==> flow/design.v <==
module IIR(clk, rst, Start, load, DIn, RAddr, data_done, WEN, Yn, WAddr, Finish);
	parameter n = 16;
	parameter m = 20;
	input clk, rst;
	input Start;
	input data_done;
	input [n-1:0]DIn;
	output WEN, load;
	output Finish;
	output [n-1:0]Yn;
	output [m-1:0]RAddr;
	output [m-1:0]WAddr;
	wire control_state;
	control_FSM control(
		.clk(clk), .rst(rst),
		.start(Start), .data_done(data_done), .load(load), .RAddr(RAddr), .state(control_state)
	);
	datapath dp(
		.clk(clk), .rst(rst),
		.command(control_state), .RAddr(RAddr), .DIn(DIn), .WEN(WEN), .Yn(Yn), .WAddr(WAddr), .finish(Finish)
	);
endmodule
module control_FSM(clk, rst, start, data_done, load, RAddr, state);
	parameter m = 20;
	parameter idle = 1'b0;
	parameter read = 1'b1;
	input clk, rst, start, data_done;
	output load, state;
	output [m-1:0]RAddr;
	reg load, state;
	reg [m-1:0]RAddr;
	reg next_load, next_state;
	reg [m-1:0]next_RAddr;
	always@(*) begin
		next_state = idle;
		next_load = 1'b0;
		next_RAddr = 0;
		case(state)
			idle: begin
				next_state = idle;
				next_RAddr = 0;
				next_load = 1'b0;
				if(start) begin
					next_state = read;
					next_RAddr = 0;
					next_load = 1'b1;
				end
			end
			read: begin
				next_state = read;
				next_RAddr = RAddr + 1;
				next_load = 1'b1;
				if(data_done) begin
					next_state = idle;
					next_RAddr = 0;
					next_load = 1'b0;
				end
			end
		endcase
	end
	always@(posedge clk or posedge rst) begin  
		if(rst)begin
			state <= 1'b0;
			load <= 1'b0;
			RAddr <= {m{1'b0}};
		end else begin
			state <= next_state;
			load <= next_load;
			RAddr <= next_RAddr;
		end
	end
endmodule
module datapath(clk, rst, command, RAddr, DIn, WEN, Yn, WAddr, finish);
	parameter idle = 1'b0;
	parameter write = 1'b1;
	parameter n = 16;
	parameter m = 20;
	input clk, rst, command;
	input [m-1:0]RAddr;
	input [n-1:0]DIn;
	output WEN, finish;
	output [n-1:0]Yn;
	output [m-1:0]WAddr;
	reg WEN, finish, state;
	reg [m-1:0]WAddr;
	reg next_WEN, next_finish, next_state;
	reg [m-1:0]next_WAddr;
	reg [n-1:0]x0, x1, x2, x3, x4, x5;
	reg [n-1:0]y0, y1, y2, y3, y4;
	wire [n-1:0]next_x0, next_x1, next_x2, next_x3, next_x4, next_x5;
	wire [n-1:0]next_y0, next_y1, next_y2, next_y3, next_y4;
	wire [n+6:0]a0, a1, a2, a3, a4, a5, b0, a_all;
	wire [n+8:0]b1, b2, b3, b4, b_all;
	wire [n-1:0]DIn_fix = ~command ? {n{1'b0}} : DIn;
	wire [n-1:0]x0_abs, x1_abs, x2_abs, x3_abs, x4_abs, x5_abs;
	wire [n-1:0]y0_abs, y1_abs, y2_abs, y3_abs, y4_abs;
	assign x0_abs = x0[n-1] ? (~x0 + 1) : x0;
	assign x1_abs = x1[n-1] ? (~x1 + 1) : x1;
	assign x2_abs = x2[n-1] ? (~x2 + 1) : x2;
	assign x3_abs = x3[n-1] ? (~x3 + 1) : x3;
	assign x4_abs = x4[n-1] ? (~x4 + 1) : x4;
	assign x5_abs = x5[n-1] ? (~x5 + 1) : x5;
	assign y0_abs = y0[n-1] ? (~y0 + 1) : y0;
	assign y1_abs = y1[n-1] ? (~y1 + 1) : y1;
	assign y2_abs = y2[n-1] ? (~y2 + 1) : y2;
	assign y3_abs = y3[n-1] ? (~y3 + 1) : y3;
	assign y4_abs = y4[n-1] ? (~y4 + 1) : y4;
	assign a_all = (x0[n-1] ? (~a0 + 1) : a0) +
				   (x1[n-1] ? (~a1 + 1) : a1) +
				   (x2[n-1] ? (~a2 + 1) : a2) +
				   (x3[n-1] ? (~a3 + 1) : a3) +
				   (x4[n-1] ? (~a4 + 1) : a4) +
				   (x5[n-1] ? (~a5 + 1) : a5) +
				   (y0[n-1] ? (~b0 + 1) : b0);
	assign b_all = (y1[n-1] ? b1 : (~b1 + 1)) +
				   (y2[n-1] ? (~b2 + 1) : b2) +
				   (y3[n-1] ? b3 : (~b3 + 1)) +
				   (y4[n-1] ? (~b4 + 1) : b4);
	assign Yn = a_all[n+6:7] + {b_all[n+8], b_all[n+5:7]};
	assign a0 = {x0_abs[n-1],
				( {x0_abs[n-2:0], 7'd0} >> 6 )+
				( {x0_abs[n-2:0], 7'd0} >> 9 )+
				( {x0_abs[n-2:0], 7'd0} >> 10)+
				( {x0_abs[n-2:0], 7'd0} >> 11)+
				( {x0_abs[n-2:0], 7'd0} >> 12)+
				( {x0_abs[n-2:0], 7'd0} >> 13) };
	assign a1 = {x1_abs[n-1],
				( {x1_abs[n-2:0], 7'd0} >> 6 )+
				( {x1_abs[n-2:0], 7'd0} >> 8 )+
				( {x1_abs[n-2:0], 7'd0} >> 10)+
				( {x1_abs[n-2:0], 7'd0} >> 11)+
				( {x1_abs[n-2:0], 7'd0} >> 14) };
	assign a2 = {x2_abs[n-1],
				( {x2_abs[n-2:0], 7'd0} >> 5 )+
				( {x2_abs[n-2:0], 7'd0} >> 8 )+
				( {x2_abs[n-2:0], 7'd0} >> 9 )+
				( {x2_abs[n-2:0], 7'd0} >> 11)+
				( {x2_abs[n-2:0], 7'd0} >> 14) };
	assign a3 = {x3_abs[n-1],
				( {x3_abs[n-2:0], 7'd0} >> 5 )+
				( {x3_abs[n-2:0], 7'd0} >> 8 )+
				( {x3_abs[n-2:0], 7'd0} >> 9 )+
				( {x3_abs[n-2:0], 7'd0} >> 11)+
				( {x3_abs[n-2:0], 7'd0} >> 14) };
	assign a4 = {x4_abs[n-1],
				( {x4_abs[n-2:0], 7'd0} >> 6 )+
				( {x4_abs[n-2:0], 7'd0} >> 8 )+
				( {x4_abs[n-2:0], 7'd0} >> 10)+
				( {x4_abs[n-2:0], 7'd0} >> 11)+
				( {x4_abs[n-2:0], 7'd0} >> 14) };
	assign a5 = {x5_abs[n-1],
				( {x5_abs[n-2:0], 7'd0} >> 6 )+
				( {x5_abs[n-2:0], 7'd0} >> 9 )+
				( {x5_abs[n-2:0], 7'd0} >> 10)+
				( {x5_abs[n-2:0], 7'd0} >> 11)+
				( {x5_abs[n-2:0], 7'd0} >> 12)+
				( {x5_abs[n-2:0], 7'd0} >> 13) };
	assign b0 = {y0_abs[n-1],
				( {y0_abs[n-2:0], 7'd0} >> 2 )+
				( {y0_abs[n-2:0], 7'd0} >> 3 )+
				( {y0_abs[n-2:0], 7'd0} >> 8 )+
				( {y0_abs[n-2:0], 7'd0} >> 11)+
				( {y0_abs[n-2:0], 7'd0} >> 13)+
				( {y0_abs[n-2:0], 7'd0} >> 14) };
	assign b1 = {y1_abs[n-1],
				( {2'd0, y1_abs[n-2:0], 7'd0}      )+
				( {2'd0, y1_abs[n-2:0], 7'd0} >> 1 )+
				( {2'd0, y1_abs[n-2:0], 7'd0} >> 3 )+
				( {2'd0, y1_abs[n-2:0], 7'd0} >> 6 )+
				( {2'd0, y1_abs[n-2:0], 7'd0} >> 7 )+
				( {2'd0, y1_abs[n-2:0], 7'd0} >> 8 )+
				( {2'd0, y1_abs[n-2:0], 7'd0} >> 10)+
				( {2'd0, y1_abs[n-2:0], 7'd0} >> 11)+
				( {2'd0, y1_abs[n-2:0], 7'd0} >> 12)+
				( {2'd0, y1_abs[n-2:0], 7'd0} >> 13) };
	assign b2 = {y2_abs[n-1],
				( {2'd0, y2_abs[n-2:0], 7'd0} << 1 )+
				( {2'd0, y2_abs[n-2:0], 7'd0}      )+
				( {2'd0, y2_abs[n-2:0], 7'd0} >> 2 )+
				( {2'd0, y2_abs[n-2:0], 7'd0} >> 4 )+
				( {2'd0, y2_abs[n-2:0], 7'd0} >> 5 )+
				( {2'd0, y2_abs[n-2:0], 7'd0} >> 6 )+
				( {2'd0, y2_abs[n-2:0], 7'd0} >> 7 )+
				( {2'd0, y2_abs[n-2:0], 7'd0} >> 8 ) };
	assign b3 = {y3_abs[n-1],
				( {2'd0, y3_abs[n-2:0], 7'd0} << 2 )+
				( {2'd0, y3_abs[n-2:0], 7'd0} >> 7 )+
				( {2'd0, y3_abs[n-2:0], 7'd0} >> 9 )+
				( {2'd0, y3_abs[n-2:0], 7'd0} >> 10)+
				( {2'd0, y3_abs[n-2:0], 7'd0} >> 12) };
	assign b4 = {y4_abs[n-1],
				( {2'd0, y4_abs[n-2:0], 7'd0} << 1 )+
				( {2'd0, y4_abs[n-2:0], 7'd0} >> 1 )+
				( {2'd0, y4_abs[n-2:0], 7'd0} >> 2 )+
				( {2'd0, y4_abs[n-2:0], 7'd0} >> 7 )+
				( {2'd0, y4_abs[n-2:0], 7'd0} >> 13)+
				( {2'd0, y4_abs[n-2:0], 7'd0} >> 14) };
	assign next_x0 = x1;
	assign next_x1 = x2;
	assign next_x2 = x3;
	assign next_x3 = x4;
	assign next_x4 = x5;
	assign next_x5 = DIn_fix;
	assign next_y0 = y1;
	assign next_y1 = y2;
	assign next_y2 = y3;
	assign next_y3 = y4;
	assign next_y4 = Yn;
	always@(*) begin
		next_state = idle;
		next_WEN = 1'b0;
		next_finish = 1'b0;
		next_WAddr = {m{1'b0}};
		case(state)
			idle: begin
				next_state = idle;
				next_WEN = 1'b0;
				next_finish = 1'b0;
				next_WAddr = {m{1'b0}};
				if(command) begin
					next_state = write;
					next_WEN = 1'b1;
					next_finish = 1'b0;
					next_WAddr = {m{1'b0}};
				end
			end
			write: begin
				next_state = write;
				next_WEN = 1'b1;
				next_finish = 1'b0;
				next_WAddr = RAddr;
				if(~command) begin
					next_state = idle;
					next_WEN = 1'b0;
					next_finish = 1'b1;
					next_WAddr = {m{1'b0}};
				end
			end
		endcase
	end
	always@(posedge clk or posedge rst) begin  
		if(rst)begin
			state <= 1'b0;
			WEN <= 1'b0;
			finish <= 1'b0;
			WAddr <= {m{1'b0}};
			x0 <= {n{1'b0}};
			x1 <= {n{1'b0}};
			x2 <= {n{1'b0}};
			x3 <= {n{1'b0}};
			x4 <= {n{1'b0}};
			x5 <= {n{1'b0}};
			y0 <= {n{1'b0}};
			y1 <= {n{1'b0}};
			y2 <= {n{1'b0}};
			y3 <= {n{1'b0}};
			y4 <= {n{1'b0}};
		end else begin
			state <= next_state;
			WEN <= next_WEN;
			finish <= next_finish;
			WAddr <= next_WAddr;
			x0 <= next_x0;
			x1 <= next_x1;
			x2 <= next_x2;
			x3 <= next_x3;
			x4 <= next_x4;
			x5 <= next_x5;
			y0 <= next_y0;
			y1 <= next_y1;
			y2 <= next_y2;
			y3 <= next_y3;
			y4 <= next_y4;
		end
	end
endmodule
Subject: tool reports on IIR

Hi,

[Tool chain data of IIR]
Module IIR before and after one edit of its RTL, step after step.
Lines under "before" count in the file above, lines under "after" in the edited file.
"change" is "after" less "before", of the values as shown; "rel. change" is that difference over "before", in percent.
Library cell names are shortened.
Not given: --
Inputs
  top module: IIR
  clock: clk
  cell library: sky130hd
  library corner: tt_025C_1v80

[Edit of the RTL]
The edit as a unified diff against the file above.
This change comes from a script, not from a designer. The edited design behaves differently; no optimisation was intended.
begin of diff
@@ -116,5 +116,5 @@
 				   (y2[n-1] ? (~b2 + 1) : b2) +
 				   (y3[n-1] ? b3 : (~b3 + 1)) +
-				   (y4[n-1] ? (~b4 + 1) : b4);
+				   (b4);
 	assign Yn = a_all[n+6:7] + {b_all[n+8], b_all[n+5:7]};
 	assign a0 = {x0_abs[n-1],
end of diff

[Word-level counts]
Counts by Yosys on the flattened word-level netlist (proc, flatten, opt, wreduce; memories kept). Register bits leave out memories and registers merged into their read ports (data or address); mux counts leave out enables and synchronous resets folded into registers. Print and check cells are left out. Cells with the same type and inputs are merged into one.
Bit counts
  output and inout bits: before 59, after 59, change 0, rel. change 0.00%
  word-level cells: before 162, after 159, change -3, rel. change -1.85%
  input bits: before 20, after 20, change 0, rel. change 0.00%
  register bits: before 219, after 219, change 0, rel. change 0.00%
Cells by class
  add/sub/neg operators: before 89, after 88, change -1, rel. change -1.12%
  mux-type cells: before 33, after 32, change -1, rel. change -3.03%
  bitwise operators: before 24, after 23, change -1, rel. change -4.17%
Operators by type and width
  adder 25 x 1 -> 25 bit with constant B: before 4, after 3, change -1, rel. change -25.00%
  two-way mux 25 bit: before 4, after 3, change -1, rel. change -25.00%
  inverter 25 bit: before 4, after 3, change -1, rel. change -25.00%
  two-way mux 16 bit: before 12, after 12, change 0, rel. change 0.00%
  adder 16 x 1 -> 16 bit with constant B: before 11, after 11, change 0, rel. change 0.00%
  inverter 16 bit: before 11, after 11, change 0, rel. change 0.00%
  adder 22 x 11 -> 22 bit: before 7, after 7, change 0, rel. change 0.00%
  adder 23 x 1 -> 23 bit with constant B: before 7, after 7, change 0, rel. change 0.00%
  two-way mux 23 bit: before 7, after 7, change 0, rel. change 0.00%
  inverter 23 bit: before 7, after 7, change 0, rel. change 0.00%
  adder 23 bit: before 6, after 6, change 0, rel. change 0.00%
  adder 22 x 8 -> 22 bit: before 5, after 5, change 0, rel. change 0.00%
  adder 22 x 12 -> 22 bit: before 4, after 4, change 0, rel. change 0.00%
  adder 24 x 15 -> 24 bit: before 4, after 4, change 0, rel. change 0.00%
  two-way mux 1 bit: before 4, after 4, change 0, rel. change 0.00%
  adder 22 x 9 -> 22 bit: before 3, after 3, change 0, rel. change 0.00%
  adder 25 bit: before 3, after 3, change 0, rel. change 0.00%
  adder 16 x 13 -> 17 bit: before 2, after 2, change 0, rel. change 0.00%
  adder 16 x 14 -> 17 bit: before 2, after 2, change 0, rel. change 0.00%
  adder 17 x 14 -> 18 bit: before 2, after 2, change 0, rel. change 0.00%
  adder 22 x 10 -> 22 bit: before 2, after 2, change 0, rel. change 0.00%
  adder 22 x 13 -> 22 bit: before 2, after 2, change 0, rel. change 0.00%
  adder 24 x 10 -> 24 bit: before 2, after 2, change 0, rel. change 0.00%
  adder 24 x 12 -> 24 bit: before 2, after 2, change 0, rel. change 0.00%
  adder 24 x 14 -> 24 bit: before 2, after 2, change 0, rel. change 0.00%
  adder 24 x 16 -> 24 bit: before 2, after 2, change 0, rel. change 0.00%
  adder 24 x 20 -> 24 bit: before 2, after 2, change 0, rel. change 0.00%
  adder 24 x 9 -> 24 bit: before 2, after 2, change 0, rel. change 0.00%
Not every row of either side is listed.

[Logic depth]
Depth = most cells in a row (Yosys ltp): at word level without a register or memory, in the mapped netlist without a sequential cell, where the memories' decode and read muxes count.
Logic depth
  word-level depth: before 19, after 19, change 0, rel. change 0.00%
  ABC_AREA: before 0, after 0
  gate-level depth with buffers: before 54, after 58, change +4, rel. change +7.41%
  depth with buffers taken out: before 54, after 57, change +3, rel. change +5.56%

[Netlist]
Yosys stat after the flow's synthesis: flattened, memories mapped to cells. It holds for the ABC_AREA given above (unset counts as 0); a run with the other value may have another netlist.
Cells by type
  o21ai_0: before 236, after 180, change -56, rel. change -23.73%
  o21ai_1: before 4, after 35, change +31, rel. change +775.00%
  o21a_1: before 75, after 46, change -29, rel. change -38.67%
  inv_1: before 668, after 643, change -25, rel. change -3.74%
  xor2_1: before 193, after 171, change -22, rel. change -11.40%
  nand4_1: before 22, after 9, change -13, rel. change -59.09%
  nor2_1: before 272, after 260, change -12, rel. change -4.41%
  or3_1: before 78, after 66, change -12, rel. change -15.38%
  nand3_1: before 58, after 69, change +11, rel. change +18.97%
  nor3_1: before 96, after 106, change +10, rel. change +10.42%
  a211oi_1: before 39, after 29, change -10, rel. change -25.64%
  or2_2: before 34, after 24, change -10, rel. change -29.41%
  nor4b_1: before 10, after 1, change -9, rel. change -90.00%
  nand2b_1: before 75, after 67, change -8, rel. change -10.67%
  a31oi_1: before 32, after 40, change +8, rel. change +25.00%
  o21bai_1: before 38, after 31, change -7, rel. change -18.42%
  or2_1: before 1, after 8, change +7, rel. change +700.00%
  a21o_1: before 84, after 78, change -6, rel. change -7.14%
Not every row of either side is listed.
Mapped netlist
  cell area after synthesis (mm²): before 0.0440985, after 0.0431551, change -0.0009434, rel. change -2.14%
  buffers: before 71, after 60, change -11, rel. change -15.49%
  flip-flops: before 219, after 219, change 0, rel. change 0.00%
  standard cells after synthesis: before 4856, after 4703, change -153, rel. change -3.15%
  sequential part of the area (mm²): before 0.0054803, after 0.0054803, change 0.0000000, rel. change 0.00%
The figures by module come from a second, unflattened synthesis with its own total; it is not the netlist above.
Unflattened totals
  cells (unflattened synthesis): before 4564, after 4444, change -120, rel. change -2.63%
  area total of the unflattened synthesis (mm²): before 0.0424682, after 0.0416074, change -0.0008608, rel. change -2.03%
Each row is one instance without its submodules.
Modules, before
  datapath: area 0.0414723 mm², instances 1, sequential area 0.0049548 mm², cells 4459
  control_FSM: area 0.000996 mm², instances 1, sequential area 0.0005255 mm², cells 105
  IIR: area 0 mm², instances 1, sequential area 0 mm², cells 0
Modules, after
  datapath: area 0.0406114 mm², instances 1, sequential area 0.0049548 mm², cells 4339
  control_FSM: area 0.000996 mm², instances 1, sequential area 0.0005255 mm², cells 105
  IIR: area 0 mm², instances 1, sequential area 0 mm², cells 0

[Worst setup path after synthesis]
Path of least setup slack by OpenSTA after synthesis, without wires, with an ideal clock, recovery checks aside; 20% of the period is set as input and as output delay. Where synthesis merged equal registers, the netlist keeps one of their names.
Timing path post-synthesis
  kind: before reg2out, after reg2out
  start: before reg dp.x5[5], after reg dp.x5[5]
  end: before out Yn[15], after out Yn[15]
  driving pins on the path: before 54, after 52, change -2, rel. change -3.70%
  external output delay (ps): before 3200, after 3200, change 0, rel. change 0.00%
  path slack (ps): before 552, after -212, change -764
  clock period (ps): before 16000, after 16000, change 0, rel. change 0.00%
  buffers on the path: before 2, after 1, change -1, rel. change -50.00%
  arrival (ps): before 12248, after 13012, change +764, rel. change +6.24%
  required time (ps): before 12800, after 12800, change 0, rel. change 0.00%
  delay of the path (ps): before 12248, after 13012, change +764, rel. change +6.24%
  time at the first pin (ps): before 0, after 0, change 0
  synthesis period reached (ps): before 15448, after 16212, change +764, rel. change +4.95%
"delay of the path" = arrival - input delay + setup time.
At an output port there is no setup time.
"driving pins on the path" counts driving pins, that of a launching flip-flop among them; a cell with two outputs on the path counts twice.
"synthesis period reached" = period - worst setup slack (recovery checks aside). The figure is calculated, with input and output delays left at 20% of the set period.
The rows between start and end are the longest chain of elaborated cells between them; the timing report does not say that the signal goes this way. Where chains are equally long, one stands for them.
A line is the first line of the expression or statement that the cell stems from. Yosys adds cells for indexed reads and writes and turns some case tables into memories.
On the way, post-synthesis, before
  cells stage by stage: dfrtp_1 -> or4_1 -> clkbuf_1 -> o41ai_2 -> xor2_1 -> inv_1 -> buf_2 -> ha_1 -> a21o_1 -> nor3_1 -> o32a_1 -> nor2_1 -> xnor2_1 -> fa_1 -> inv_1 -> fa_1 -> fa_1 -> inv_1 -> [... 18 more ...] -> a211o_1 -> a21o_1 -> a21boi_0 -> o21a_1 -> o21a_1 -> o21a_1 -> nor2_1 -> ha_1 -> or3_1 -> o211a_1 -> o21a_1 -> o21ai_0 -> nand2b_1 -> a21oi_1 -> xnor2_1 -> xnor3_1 -> xnor3_1 -> xor2_1
  length of the longest elaborated chain: 14
  elaborated cells on any way between the ends: 14
  RTL lines with such cells: 5
  those cells by class: 10 x add/sub; 2 x mux; 2 x logic
Ends and longest elaborated chain, post-synthesis, before
  start, declared: line 88  | reg [n-1:0]x0, x1, x2, x3, x4, x5;
  start, assigned: line 252  | x5 <= {n{1'b0}};
  start, assigned: line 268  | x5 <= next_x5;
  inverter 16 bit: line 102  | assign x5_abs = x5[n-1] ? (~x5 + 1) : x5;
  adder 16 x 1 -> 16 bit: line 102
  two-way mux 16 bit: line 102
  adder 16 x 13 -> 17 bit: line 152  | ( {x5_abs[n-2:0], 7'd0} >> 6 )+
  adder 22 x 12 -> 22 bit: line 152
  adder 22 x 11 -> 22 bit: line 152
  adder 22 x 10 -> 22 bit: line 152
  adder 22 x 9 -> 22 bit: line 152
  inverter 23 bit: line 113  | (x5[n-1] ? (~a5 + 1) : a5) +
  adder 23 x 1 -> 23 bit: line 113
  two-way mux 23 bit: line 113
  adder 23 bit x2: line 108  | assign a_all = (x0[n-1] ? (~a0 + 1) : a0) +
  adder 16 bit: line 119  | assign Yn = a_all[n+6:7] + {b_all[n+8], b_all[n+5:7]};
  end, declared: line 10  | output [n-1:0]Yn;
On the way, post-synthesis, after
  cells stage by stage: dfrtp_1 -> clkbuf_1 -> or4_1 -> o21ai_1 -> xor2_2 -> inv_2 -> ha_1 -> nand2_1 -> a2111oi_0 -> nor4b_2 -> or3b_2 -> xnor2_1 -> fa_1 -> inv_1 -> fa_1 -> inv_1 -> ha_1 -> ha_1 -> [... 16 more ...] -> a221oi_1 -> nor2b_1 -> o21a_1 -> nor3_1 -> nor2_1 -> ha_1 -> or3_1 -> o31ai_1 -> nor2_1 -> o21ai_0 -> nand2b_1 -> a21o_1 -> a21oi_1 -> xnor2_2 -> xnor2_2 -> xnor3_1 -> xnor3_1 -> xor3_1
  length of the longest elaborated chain: 14
  elaborated cells on any way between the ends: 14
  RTL lines with such cells: 5
  those cells by class: 10 x add/sub; 2 x mux; 2 x logic
Ends and longest elaborated chain, post-synthesis, after
  start, declared: line 88  | reg [n-1:0]x0, x1, x2, x3, x4, x5;
  start, assigned: line 252  | x5 <= {n{1'b0}};
  start, assigned: line 268  | x5 <= next_x5;
  inverter 16 bit: line 102  | assign x5_abs = x5[n-1] ? (~x5 + 1) : x5;
  adder 16 x 1 -> 16 bit: line 102
  two-way mux 16 bit: line 102
  adder 16 x 13 -> 17 bit: line 152  | ( {x5_abs[n-2:0], 7'd0} >> 6 )+
  adder 22 x 12 -> 22 bit: line 152
  adder 22 x 11 -> 22 bit: line 152
  adder 22 x 10 -> 22 bit: line 152
  adder 22 x 9 -> 22 bit: line 152
  inverter 23 bit: line 113  | (x5[n-1] ? (~a5 + 1) : a5) +
  adder 23 x 1 -> 23 bit: line 113
  two-way mux 23 bit: line 113
  adder 23 bit x2: line 108  | assign a_all = (x0[n-1] ? (~a0 + 1) : a0) +
  adder 16 bit: line 119  | assign Yn = a_all[n+6:7] + {b_all[n+8], b_all[n+5:7]};
  end, declared: line 10  | output [n-1:0]Yn;

[Path in the finished layout]
Path of least setup slack in the final report of the runs of set A (OpenROAD, finished layout, wires in). Where an end is a register, its clock arrival counts in the times.
The report prints the path's times to 10 ps; the period is as set.
Timing path after layout
  kind: before reg2out, after reg2out
  start: before reg dp.y0[3], after reg dp.x0[2]
  end: before out Yn[15], after out Yn[15]
  driving pins on the path: before 49, after 54, change +5, rel. change +10.20%
  arrival (ps): before 12510, after 12640, change +130, rel. change +1.04%
  required time (ps): before 12800, after 12800, change 0, rel. change 0.00%
  clock period (ps): before 16000, after 16000, change 0, rel. change 0.00%
  time at the first pin (ps): before 570, after 580, change +10, rel. change +1.75%
  buffers on the path: before 5, after 4, change -1, rel. change -20.00%
  external output delay (ps): before 3200, after 3200, change 0, rel. change 0.00%
  path slack (ps): before 290, after 160, change -130
The rows between start and end are the longest chain of elaborated cells between them; the timing report does not say that the signal goes this way. Where chains are equally long, one stands for them.
On the way, after layout, before
  cells stage by stage: dfrtp_1 -> or3_1 -> or3b_4 -> or3_4 -> o31a_1 -> xor2_2 -> inv_1 -> fa_1 -> inv_1 -> fa_1 -> fa_1 -> ha_4 -> o211ai_1 -> a21o_1 -> nand2b_1 -> o211ai_1 -> and2_1 -> or3_1 -> [... 13 more ...] -> a21boi_2 -> o21a_1 -> o21a_1 -> o21a_1 -> buf_4 -> o41ai_2 -> buf_4 -> inv_1 -> a21oi_1 -> xnor2_1 -> ha_1 -> a21oi_2 -> xnor2_1 -> xnor3_1 -> xnor3_1 -> xor2_1 -> buf_4 -> buf_6
  length of the longest elaborated chain: 13
  elaborated cells on any way between the ends: 13
  RTL lines with such cells: 5
  those cells by class: 9 x add/sub; 2 x mux; 2 x logic
Ends and longest elaborated chain, after layout, before
  start, declared: line 89  | reg [n-1:0]y0, y1, y2, y3, y4;
  start, assigned: line 253  | y0 <= {n{1'b0}};
  start, assigned: line 269  | y0 <= next_y0;
  inverter 16 bit: line 103  | assign y0_abs = y0[n-1] ? (~y0 + 1) : y0;
  adder 16 x 1 -> 16 bit: line 103
  two-way mux 16 bit: line 103
  adder 20 x 19 -> 21 bit: line 159  | ( {y0_abs[n-2:0], 7'd0} >> 2 )+
  adder 22 x 14 -> 22 bit: line 159
  adder 22 x 11 -> 22 bit: line 159
  adder 22 x 9 -> 22 bit: line 159
  adder 22 x 8 -> 22 bit: line 159
  inverter 23 bit: line 114  | (y0[n-1] ? (~b0 + 1) : b0);
  adder 23 x 1 -> 23 bit: line 114
  two-way mux 23 bit: line 114
  adder 23 bit: line 108  | assign a_all = (x0[n-1] ? (~a0 + 1) : a0) +
  adder 16 bit: line 119  | assign Yn = a_all[n+6:7] + {b_all[n+8], b_all[n+5:7]};
  end, declared: line 10  | output [n-1:0]Yn;
On the way, after layout, after
  cells stage by stage: dfrtp_2 -> or3_1 -> o31ai_4 -> xnor2_2 -> buf_4 -> ha_1 -> or3_1 -> o21ai_0 -> a211oi_1 -> or2_2 -> xor2_2 -> fa_1 -> fa_1 -> ha_1 -> ha_1 -> buf_4 -> and3_1 -> nand3_1 -> [... 18 more ...] -> o21a_1 -> nor3_2 -> nor2_1 -> ha_2 -> or3_4 -> o31ai_4 -> buf_4 -> nor2_1 -> o21ai_1 -> nand2b_1 -> a21o_1 -> a21oi_2 -> xnor2_2 -> xnor2_2 -> xnor3_1 -> xnor3_1 -> xor3_1 -> buf_6
  length of the longest elaborated chain: 18
  elaborated cells on any way between the ends: 18
  RTL lines with such cells: 4
  those cells by class: 14 x add/sub; 2 x mux; 2 x logic
Ends and longest elaborated chain, after layout, after
  start, declared: line 88  | reg [n-1:0]x0, x1, x2, x3, x4, x5;
  start, assigned: line 247  | x0 <= {n{1'b0}};
  start, assigned: line 263  | x0 <= next_x0;
  inverter 16 bit: line 97  | assign x0_abs = x0[n-1] ? (~x0 + 1) : x0;
  adder 16 x 1 -> 16 bit: line 97
  two-way mux 16 bit: line 97
  adder 16 x 13 -> 17 bit: line 121  | ( {x0_abs[n-2:0], 7'd0} >> 6 )+
  adder 22 x 12 -> 22 bit: line 121
  adder 22 x 11 -> 22 bit: line 121
  adder 22 x 10 -> 22 bit: line 121
  adder 22 x 9 -> 22 bit: line 121
  inverter 23 bit: line 108  | assign a_all = (x0[n-1] ? (~a0 + 1) : a0) +
  adder 23 x 1 -> 23 bit: line 108
  two-way mux 23 bit: line 108
  adder 23 bit x6: line 108
  adder 16 bit: line 119  | assign Yn = a_all[n+6:7] + {b_all[n+8], b_all[n+5:7]};
  end, declared: line 10  | output [n-1:0]Yn;

[Flow runs]
Both versions went through the flow (Yosys, OpenROAD) with the same settings in each pair. Constraints: input delay and output delay 20% of the set period each, output load 0.01 pF.
Flow settings, set A
  period_ns: 16.0
  CAP_MARGIN: 20
  CORE_MARGIN: 2
  CORE_UTILIZATION: 40
  SLEW_MARGIN: 20
Final reports, set A
  die footprint (mm²): before 0.11292, after 0.11053, change -0.00239, rel. change -2.12%
  post-layout utilization (%): before 46.2, after 47.1, change +0.9
  setup slack of the worst path (ps): before 286, after 158, change -128
  final setup TNS (ps): before 0, after 0, change 0
  post-synthesis cell area (mm²): before 0.0440985, after 0.0431551, change -0.0009434, rel. change -2.14%
Flow settings, set B
  CELL_PAD_IN_SITES_DETAIL_PLACEMENT: 1
  CELL_PAD_IN_SITES_GLOBAL_PLACEMENT: 1
  CORE_ASPECT_RATIO: 1.48
  CORE_MARGIN: 4
  CORE_UTILIZATION: 63
  CTS_CLUSTER_DIAMETER: 245
  CTS_CLUSTER_SIZE: 10
  GPL_ROUTABILITY_DRIVEN: 0
  GPL_TIMING_DRIVEN: 1
  MAX_ROUTING_LAYER: met5
  SETUP_SLACK_MARGIN: 0.33
  TNS_END_PERCENT: 35
  period_ns: 19.3
  CAP_MARGIN: 20
  SLEW_MARGIN: 20
Final reports, set B
  die footprint (mm²): before 0.0743763, after 0.0728324, change -0.0015439, rel. change -2.08%
  post-layout utilization (%): before 67.9, after 68.0, change +0.1
  setup slack of the worst path (ps): before -256, after 579, change +835
  final setup TNS (ps): before -496, after 0, change +496
  post-synthesis cell area (mm²): before 0.0440985, after 0.0431551, change -0.0009434, rel. change -2.14%

Regards
